==> flow/design.v <==
module    Prgm_Counter(clk, reset, PCsrc, address, PCreg);
input                 PCsrc, clk, reset;
input         [8 : 0] address;
output    reg [7 : 0] PCreg;
wire          [7 : 0] temp;
assign    temp = PCreg + 1;
always@(posedge clk, negedge reset)
begin
    if (reset == 0) begin
        PCreg = 0;
	end
    else begin
        if (PCsrc == 1)
            PCreg = temp + address;
        else
            PCreg = temp;
    end
end
endmodule
module ALU (ALUselect, ALUin1, ALUin2, ALUout);
    input		[3  : 0]	ALUselect;
    input		[15 : 0]	ALUin1, ALUin2;
    output	reg	[15 : 0]	ALUout;
    always@(*) 
    begin 
		if  (ALUselect == 0 || ALUselect == 5 || ALUselect == 7 || ALUselect == 8)
			ALUout = ALUin1 + ALUin2;
		else if (ALUselect == 1) 
			ALUout = ALUin1 << ALUin2;
		else if  (ALUselect == 2) 
			ALUout = ALUin1 >> ALUin2;
		else if (ALUselect == 3)
			ALUout = ALUin1 | ALUin2;
		else  if (ALUselect == 4)
			ALUout = ALUin1 & ALUin2;
		else if (ALUselect == 6)
			ALUout = ALUin2;
		else
			ALUout = 0;
    end
endmodule
module Control_Unit(clk, reset, inst_in, opCode, dst, src1, src2, shamt, iconst, jconst, regWrite, memWrite, PCsrc, memtoReg, ALUsrc);
input					clk, reset;
input		[15 : 0]	inst_in;
output		[3  : 0]	opCode;
output		[5  : 0]	iconst; 
output		[8  : 0]	jconst;
output		[2  : 0]	dst, src1, src2, shamt;
output	reg				regWrite, memWrite, PCsrc, memtoReg;  
output	reg	[1  : 0]	ALUsrc;  
assign	opCode	=	inst_in	[3  :  0];
assign	dst		=	inst_in	[6  :  4];
assign	src1	=	inst_in	[9  :  7];
assign	src2	=	inst_in	[12 : 10];
assign	shamt	=	inst_in	[15 : 13];
assign	iconst	=	inst_in	[15 : 10];
assign	jconst	=	inst_in	[12 :  4];
always@(*) begin
    if (reset == 0) begin
        regWrite	= 0;
        memWrite	= 0;
        PCsrc		= 0;
        memtoReg	= 0;
		ALUsrc		= 0;
    end  
    else begin  
        if (opCode < 4'b 1000)
            regWrite = 1'b 1;
        else
            regWrite = 1'b 0;
        if (opCode == 4'b 1000)
            memWrite = 1'b 1;
        else
            memWrite = 1'b 0;
        if (opCode == 4'b 1001)
            PCsrc = 1'b 1;
        else
            PCsrc = 1'b 0;
        if (opCode == 4'b 0111)
            memtoReg = 1'b 1;
        else
            memtoReg = 1'b 0;   
		if (opCode == 4'b 0101 || opCode == 4'b 0110 || opCode == 4'b 0111 || opCode == 4'b 1000)
			ALUsrc = 2'b 01;
		else if (opCode == 4'b 0001 || opCode == 4'b 0010)
			ALUsrc = 2'b 10;
		else
			ALUsrc = 2'b 00;
    end  
end
endmodule
module DataPath (clk, reset, ALUselect, dst, src1, src2, shamt, iconst, regWrite, memtoReg, memWrite, ALUsrc, reg0, reg1, reg2, reg3, reg4, reg5, reg6, reg7, dataMemValue0, dataMemValue1, dataMemValue2, dataMemValue3, dataMemValue4, dataMemValue5, dataMemValue6, dataMemValue7, ALUout, ALUin1, ALUin2, regDataIn);
output		[15 : 0]	reg0, reg1, reg2, reg3, reg4, reg5, reg6, reg7, dataMemValue0, dataMemValue1, dataMemValue2, dataMemValue3, dataMemValue4, dataMemValue5, dataMemValue6, dataMemValue7, ALUout, ALUin1;
output reg	[15 : 0]	ALUin2;
output reg	[15 : 0]	regDataIn;
input					clk, reset, regWrite, memtoReg, memWrite;
input		[1  : 0]	ALUsrc;
input		[2  : 0]	dst, src1, src2, shamt;
input  		[3  : 0]	ALUselect;
input		[5  : 0]	iconst;
reg			[127 : 0]	regFile;
reg			[511 : 0]	dataMem;
localparam	[511 : 0]	DMEM_RESET = {
	{19{16'd0}},
	16'b 0100, 16'b 0011, 16'b 0010, 16'b 0001, 16'b 0101,	 
	16'b 0101, 16'b 1100, 16'b 1000, 16'b 0011,				 
	16'b 0110, 16'b 0001, 16'b 0010, 16'b 0100				 
};
wire		[15 : 0]	nextData;
wire		[15 : 0]	memReadData;
wire		[15 : 0]	dstData;
wire					memInRange;
assign ALUin1	=	regFile[16*src1 +: 16];
assign dstData	=	regFile[16*dst +: 16];
ALU		DP1	(ALUselect, ALUin1, ALUin2, ALUout);
assign	  reg0 = regFile[  0 +: 16];
assign	  reg1 = regFile[ 16 +: 16];
assign    reg2 = regFile[ 32 +: 16];
assign    reg3 = regFile[ 48 +: 16];
assign    reg4 = regFile[ 64 +: 16];
assign    reg5 = regFile[ 80 +: 16];
assign    reg6 = regFile[ 96 +: 16];
assign    reg7 = regFile[112 +: 16];
assign	  dataMemValue0  = dataMem[  0 +: 16];
assign	  dataMemValue1  = dataMem[ 16 +: 16];
assign    dataMemValue2  = dataMem[ 32 +: 16];
assign    dataMemValue3  = dataMem[ 48 +: 16];
assign    dataMemValue4  = dataMem[ 64 +: 16];
assign    dataMemValue5  = dataMem[ 80 +: 16];
assign    dataMemValue6  = dataMem[ 96 +: 16];
assign    dataMemValue7  = dataMem[112 +: 16];
assign memInRange	=	(ALUout[15 : 5] == 11'd0);
assign memReadData	=	memInRange ? dataMem[16*ALUout[4 : 0] +: 16] : 16'd0;
assign nextData		=	(memtoReg == 1) ? memReadData : ALUout;
always@(posedge clk, negedge reset)
begin
	if (reset == 0) begin
		regFile	<=	128'd0;
		dataMem	<=	DMEM_RESET;
	end  
	else begin
		if (regWrite == 1)
			regFile[16*dst +: 16]			<=	nextData;
		if (memWrite == 1 && memInRange)
			dataMem[16*ALUout[4 : 0] +: 16]	<=	dstData;
	end  
end  
always@(posedge clk)
begin
	if (reset == 1)
		regDataIn	<=	nextData;
end
always@(*)
begin
	if (ALUsrc == 0)
		ALUin2	=	regFile[16*src2 +: 16];
	else if (ALUsrc == 1)
		ALUin2 = {10'd0, iconst};
	else if (ALUsrc == 2)
		ALUin2 = {13'd0, shamt};
	else
		ALUin2 = 16'd0;
end
endmodule
module	CPU(clk, reset, instr, pc, reg0, reg1, reg2, reg3, reg4, reg5, reg6, reg7, dataMemValue0, dataMemValue1, dataMemValue2, dataMemValue3, dataMemValue4, dataMemValue5, dataMemValue6, dataMemValue7, ALUout, ALUin1, ALUin2, regDataIn);
output	[15 : 0]	reg0, reg1, reg2, reg3, reg4, reg5, reg6, reg7, dataMemValue0, dataMemValue1, dataMemValue2, dataMemValue3, dataMemValue4, dataMemValue5, dataMemValue6, dataMemValue7, ALUout, ALUin1, ALUin2, regDataIn;
input				clk, reset;
input	[15 : 0]	instr;
output	[7  : 0]	pc;
wire	[7  : 0]	prgm_cntr;
wire 				PCsrc, regWrite, memWrite, memtoReg;
wire	[1  : 0]	ALUsrc;
wire 	[3  : 0]	opCode;
wire	[2	: 0]	dst, src1, src2, shamt;
wire	[5  : 0]	iconst;
wire	[8  : 0]	jconst;
assign pc		=	prgm_cntr;
Prgm_Counter	C1	(clk, reset, PCsrc, jconst, prgm_cntr);
Control_Unit	C2	(clk, reset, instr, opCode, dst, src1, src2, shamt, iconst, jconst, regWrite, memWrite, PCsrc, memtoReg, ALUsrc);
DataPath		C3	(clk, reset, opCode, dst, src1, src2, shamt, iconst, regWrite, memtoReg, memWrite, ALUsrc, reg0, reg1, reg2, reg3, reg4, reg5, reg6, reg7, dataMemValue0, dataMemValue1, dataMemValue2, dataMemValue3, dataMemValue4, dataMemValue5, dataMemValue6, dataMemValue7, ALUout, ALUin1, ALUin2, regDataIn);
endmodule
# Reports on CPU
# Tool output for the design above, in the order of the flow.
# Lines are those of the file above, counted from 1.
# Library cell names are shortened.
# A cell with -- has no value.
[setup]
top_module = "CPU"
clk_port = "clk"
lib = "sky130hd"
lib_corner = "tt_025C_1v80"

# Word level
# Counts by Yosys on the flattened word-level netlist (proc, flatten, opt, wreduce; memories kept). Register bits leave out memories and registers merged into their read ports (data or address); mux counts leave out enables and synchronous resets folded into registers. Print and check cells are left out. Cells with the same type and inputs are merged into one.
[bits]
regBits = 664
inputBits = 18
elab_cells = 73
output_inout_bits = 328
[classes]
n_cmp = 1
muxes = 23
equal = 11
n_logic = 8
n_shift = 10
reduce_and_logical = 11
addsub = 5
[ops]
columns = ["operator", "count"]
rows = [
  ["variable shift 16 x 33 -> 512 bit", 1],
  ["variable shift 16 x 33 -> 512 bit with constant A", 1],
  ["indexed select 512 x 10 -> 16 bit", 1],
  ["bitwise AND 512 bit", 1],
  ["OR 512 bit", 1],
  ["inverter 512 bit", 1],
  ["indexed select 128 x 8 -> 16 bit", 3],
  ["two-way mux 16 bit", 9],
  ["bitwise AND 128 bit", 1],
  ["OR 128 bit", 1],
  ["inverter 128 bit", 1],
  ["variable shift 16 x 33 -> 128 bit", 1],
  ["variable shift 16 x 33 -> 128 bit with constant A", 1],
  ["negation 7 -> 33 bit", 1],
  ["negation 9 -> 33 bit", 1],
  ["adder 16 bit", 1],
  ["bitwise AND 16 bit", 1],
  ["OR 16 bit", 1],
  ["left shift 16 x 16 -> 16 bit", 1],
  [">> shifter 16 x 16 -> 16 bit", 1],
  ["== test 4 x 3 -> 1 bit with constant B", 4],
  ["logical NOT 11 bit", 1],
  ["== test 4 x 2 -> 1 bit with constant B", 2],
  ["== test 4 bit with constant B", 2],
  ["adder 8 x 1 -> 8 bit with constant B", 1],
  ["adder 8 bit", 1],
  ["two-way mux 8 bit", 1],
  ["two-way mux 1 bit", 8],
]
# Not listed: further kinds 11, cells in them 19.

# Depth
# Depth = most cells in a row (Yosys ltp): at word level without a register or memory, in the mapped netlist without a sequential cell, where the memories' decode and read muxes count.
[logic_depth]
word_depth = 21
abc_area = 0
ltp_mapped = 32
ltp_nobuf = 23

# Mapped cells and area
# The flow's flattened synthesis, as Yosys stat reports it; memories are mapped. The netlist is that of the ABC_AREA named above (0 if unset); the other value can give another one.
# Totals and module areas in this step are rounded.
[synth_totals]
yosys_area_um2 = 38500
seq_area_um2 = 16700
flip_flops = 664
cells = 3662
n_buf = 406
[types]
columns = ["cell", "count", "area_total_um2"]
rows = [
  ["dfrtp_1", 629, 1.57E+04],
  ["mux2_2", 291, 3.28E+03],
  ["mux2_1", 258, 2.91E+03],
  ["nand2_1", 591, 2.22E+03],
  ["mux4_2", 65, 1.46E+03],
  ["buf_4", 175, 1313.76],
  ["mux2i_1", 113, 1.13E+03],
  ["nand3_1", 125, 625.6],
  ["o21ai_0", 118, 590.566],
  ["ha_1", 46, 575.552],
  ["clkbuf_1", 133, 499.229],
  ["dfstp_2", 19, 499.229],
  ["edfxtp_1", 16, 480.461],
  ["a22oi_1", 63, 472.954],
  ["a21oi_1", 90, 450.432],
  ["nor2_1", 99, 371.606],
  ["o21ai_1", 74, 370.355],
  ["buf_2", 70, 350.336],
]
# Not listed: further types 90, cells in them 687.
# By module: a second synthesis without flattening, with its own total; a netlist apart from the flattened one above.
[unflattened]
hier_cells = 3021
area_unflattened_um2 = 38900
# Each row is one instance without its submodules.
[modules]
columns = ["mod", "instances", "mod_seq_area_um2", "n_cells", "mod_area_um2"]
rows = [
  ["DataPath", 1, 16500, 2496, 34700],
  ["ALU", 1, 0.0, 403, 3160],
  ["Prgm_Counter", 1, 200, 78, 746],
  ["Control_Unit", 1, 0.0, 44, 318],
  ["CPU", 1, 0.0, 0, 0.0],
]

# Path before layout
# Source: OpenSTA report_checks on the synthesized netlist (no wires, ideal clock, input and output delay 20% of the period each), path of least setup slack; recovery checks are left aside. Register names are those of the netlist, which keeps one name where synthesis merged equal registers.
[synth_timing]
path_kind = "input-to-reg"
startpoint = "input port instr[9]"
endpoint = "register C3.dataMem[454]"
t_first_pin_ns = 1.400
path_stages = 25
t_arrival_ns = 7.130
t_required_ns = 6.872
setup_time_ns = 0.128
path_buffers = 7
slack_ns = -0.258
delay_ns = 5.858
tclk_ns = 7.0
input_delay_ns = 1.400
period_less_setup_slack_ns = 7.258
# "delay_ns" = arrival - input delay + setup time.
# "path_stages": output pins that drive a net of the path, with the launching flip-flop's if there is one; two outputs of one cell count as two.
# "period_less_setup_slack_ns" is the clock period less the worst setup slack; recovery checks do not enter. This is arithmetic on one report: input and output delays are still those of the set period (20% each).
# Between the ends stands the longest chain of elaborated cells between them, by number of cells; it is not shown to be the way that was timed. Of several equally long chains one is given.
# Each line given opens the expression or statement behind the cell; cells for indexed reads and writes are added by Yosys, which also makes memories of some case tables.
# Lines with a computed index may be missing from the assigning lines.
[synth_via]
cell_sequence = "clkbuf_1 > buf_4 > buf_2 > mux4_2 > mux2i_1 > inv_1 > ha_1 > fa_1 > nand2_1 > o21ai_0 > o21ai_1 > a21oi_4 > inv_2 > buf_2 > buf_1 > buf_1 > ha_1 > and3_1 > ha_1 > nor2_2 > o21ai_1 > nor3b_1 > nand2_2 > buf_2 > mux2_1"
elab_chain_cells = 12
cone_cells = 19
cone_lines = 14
classes_between = "2 x add/sub; 5 x shift; 5 x mux; 5 x logic; 2 x reduce/logical"
[synth_rtl]
columns = ["item", "line", "source"]
rows = [
  ["from (decl)", 168, "input [15 : 0] instr;"],
  ["indexed select 128 x 8 -> 16 bit", 113, "assign ALUin1 = regFile[16*src1 +: 16];"],
  ["bitwise AND 16 bit", 35, "ALUout = ALUin1 & ALUin2;"],
  ["two-way mux 16 bit", 34, "else if (ALUselect == 4)"],
  ["two-way mux 16 bit", 32, "else if (ALUselect == 3)"],
  ["two-way mux 16 bit", 30, "else if (ALUselect == 2)"],
  ["two-way mux 16 bit", 28, "else if (ALUselect == 1)"],
  ["two-way mux 16 bit", 26, "if (ALUselect == 0 || ALUselect == 5 || ALUselect == 7 || ALUselect == 8)"],
  ["negation 9 -> 33 bit", 145, "dataMem[16*ALUout[4 : 0] +: 16] <= dstData;"],
  ["variable shift 16 x 33 -> 512 bit", 145, ""],
  ["inverter 512 bit", 145, ""],
  ["bitwise AND 512 bit", 145, ""],
  ["OR 512 bit", 145, ""],
  ["to (assign)", 139, "dataMem <= DMEM_RESET;"],
  ["to (decl)", 102, "reg [511 : 0] dataMem;"],
]
# Some nets on the timed path still bear RTL names; the line given drives or declares the net.
[synth_named_nets]
columns = ["net", "line"]
rows = [
  ["ALUin1[0]", 113],
]

# Path in the finished layout
# From the final timing report of flow run 3: the path of least setup slack in the routed layout; clock arrival at registers is part of the times.
[layout_timing]
path_kind = "input-to-output"
startpoint = "input port instr[11]"
endpoint = "output port ALUout[7]"
path_buffers = 5
input_delay_ns = 2.00
path_stages = 15
slack_ns = 0.20
out_delay_ns = 2.00
t_required_ns = 7.98
t_arrival_ns = 7.79
tclk_ns = 9.98
t_first_pin_ns = 2.00
# Between the ends stands the longest chain of elaborated cells between them, by number of cells; it is not shown to be the way that was timed. Of several equally long chains one is given.
[layout_via]
cell_sequence = "clkdlybuf4s50_1 > buf_4 > nand2b_1 > o22ai_1 > a2bb2oi_2 > nor2_4 > buf_4 > inv_2 > buf_4 > o21ai_0 > a32oi_1 > nand3_1 > nand3_1 > a21boi_0 > clkdlybuf4s50_1"
elab_chain_cells = 8
cone_cells = 14
cone_lines = 14
classes_between = "1 x add/sub; 3 x shift; 8 x mux; 2 x logic"
[layout_rtl]
columns = ["item", "line", "source"]
rows = [
  ["from (decl)", 168, "input [15 : 0] instr;"],
  ["indexed select 128 x 8 -> 16 bit", 156, "ALUin2 = regFile[16*src2 +: 16];"],
  ["two-way mux 16 bit", 155, "if (ALUsrc == 0)"],
  ["two-way mux 16 bit", 36, "else if (ALUselect == 6)"],
  ["two-way mux 16 bit", 34, "else if (ALUselect == 4)"],
  ["two-way mux 16 bit", 32, "else if (ALUselect == 3)"],
  ["two-way mux 16 bit", 30, "else if (ALUselect == 2)"],
  ["two-way mux 16 bit", 28, "else if (ALUselect == 1)"],
  ["two-way mux 16 bit", 26, "if (ALUselect == 0 || ALUselect == 5 || ALUselect == 7 || ALUselect == 8)"],
  ["to (decl)", 166, "output [15 : 0] reg0, reg1, reg2, reg3, reg4, reg5, reg6, reg7, dataMemValue0, dataMemValue1, dataMemValue2, d ..."],
]

# Design CPU on sky130hd. What follows are 5 stored runs of the flow, each under its own settings; their order means nothing. The constraints put input and output delay at 20% of the set period each and load the outputs with 0.01 pF.
# "timing.achieved_period_ns" = clock period - worst setup slack. The figure is calculated, with input and output delays left at 20% of the set period.
# "timing.worst_path_ns": the worst setup path's part of the clock period (all of it between registers, 20% less for each end at a port) less its slack. A launch clock that arrives late makes it longer, a capture clock that arrives late makes it shorter.
# The results are shown rounded.

[[run]]
name = "flow run 1"
[run.settings]
ABC_AREA = 1
CELL_PAD_IN_SITES_DETAIL_PLACEMENT = 2
CORE_UTILIZATION = 37
GPL_ROUTABILITY_DRIVEN = 0
PLACE_DENSITY_LB_ADDON = 0.22
period_ns = 3.82
CAP_MARGIN = 20
CORE_MARGIN = 2
SLEW_MARGIN = 20
[run.results]
outcome = "incomplete, clock tree synthesis halted on DPL-0033"

[[run]]
name = "flow run 2"
[run.settings]
CAP_MARGIN = 20
CELL_PAD_IN_SITES_GLOBAL_PLACEMENT = 0
CORE_UTILIZATION = 68
CTS_CLUSTER_SIZE = 71
GPL_TIMING_DRIVEN = 1
MIN_ROUTING_LAYER = "met2"
PLACE_DENSITY = 0.57
SETUP_SLACK_MARGIN = 0.42
SLEW_MARGIN = 20
TNS_END_PERCENT = 70
period_ns = 8.61
CORE_MARGIN = 2
[run.results]
outcome = "incomplete, routing halted on GRT-0116"

[[run]]
name = "flow run 3"
[run.settings]
CELL_PAD_IN_SITES_DETAIL_PLACEMENT = 1
CELL_PAD_IN_SITES_GLOBAL_PLACEMENT = 3
CORE_ASPECT_RATIO = 0.6
CORE_MARGIN = 9
CORE_UTILIZATION = 41
PLACE_DENSITY_LB_ADDON = 0.18
SLEW_MARGIN = 20
period_ns = 9.98
CAP_MARGIN = 20
[run.results]
dieArea_um2 = 106000
final_hold_ws_ns = 0.490
worst_setup_slack_ns = 0.196
tns_ns = 0.000
finish.stdcell_area_um2 = 44700
post_synth_area_um2 = 38500
timing.achieved_period_ns = 9.784
timing.worst_path_ns = 5.79
critical_path_type = "input-to-output"
util_pct = 48.3

[[run]]
name = "flow run 4"
[run.settings]
ABC_AREA = 1
CAP_MARGIN = 10
CELL_PAD_IN_SITES_GLOBAL_PLACEMENT = 1
CORE_ASPECT_RATIO = 1.57
CORE_UTILIZATION = 16
HOLD_SLACK_MARGIN = 0.27
MAX_ROUTING_LAYER = "met4"
MIN_ROUTING_LAYER = "met2"
PLACE_DENSITY_LB_ADDON = 0.27
SLEW_MARGIN = 30
TNS_END_PERCENT = 20
period_ns = 8.85
CORE_MARGIN = 2
[run.results]
dieArea_um2 = 262000
final_hold_ws_ns = 0.479
worst_setup_slack_ns = 0.361
tns_ns = 0.000
finish.stdcell_area_um2 = 51300
post_synth_area_um2 = 41200
timing.achieved_period_ns = 8.489
timing.worst_path_ns = 4.95
critical_path_type = "input-to-output"
util_pct = 20.0

[[run]]
name = "flow run 5"
[run.settings]
ABC_AREA = 1
CAP_MARGIN = 10
CELL_PAD_IN_SITES_DETAIL_PLACEMENT = 1
CELL_PAD_IN_SITES_GLOBAL_PLACEMENT = 1
CORE_ASPECT_RATIO = 1.57
CORE_UTILIZATION = 63
CTS_CLUSTER_SIZE = 93
GPL_ROUTABILITY_DRIVEN = 0
HOLD_SLACK_MARGIN = 0.27
MAX_ROUTING_LAYER = "met5"
MIN_ROUTING_LAYER = "met2"
PLACE_DENSITY_LB_ADDON = 0.29
SLEW_MARGIN = 30
TNS_END_PERCENT = 20
period_ns = 8.85
CORE_MARGIN = 2
[run.results]
outcome = "incomplete, placement halted on FLW-0024"
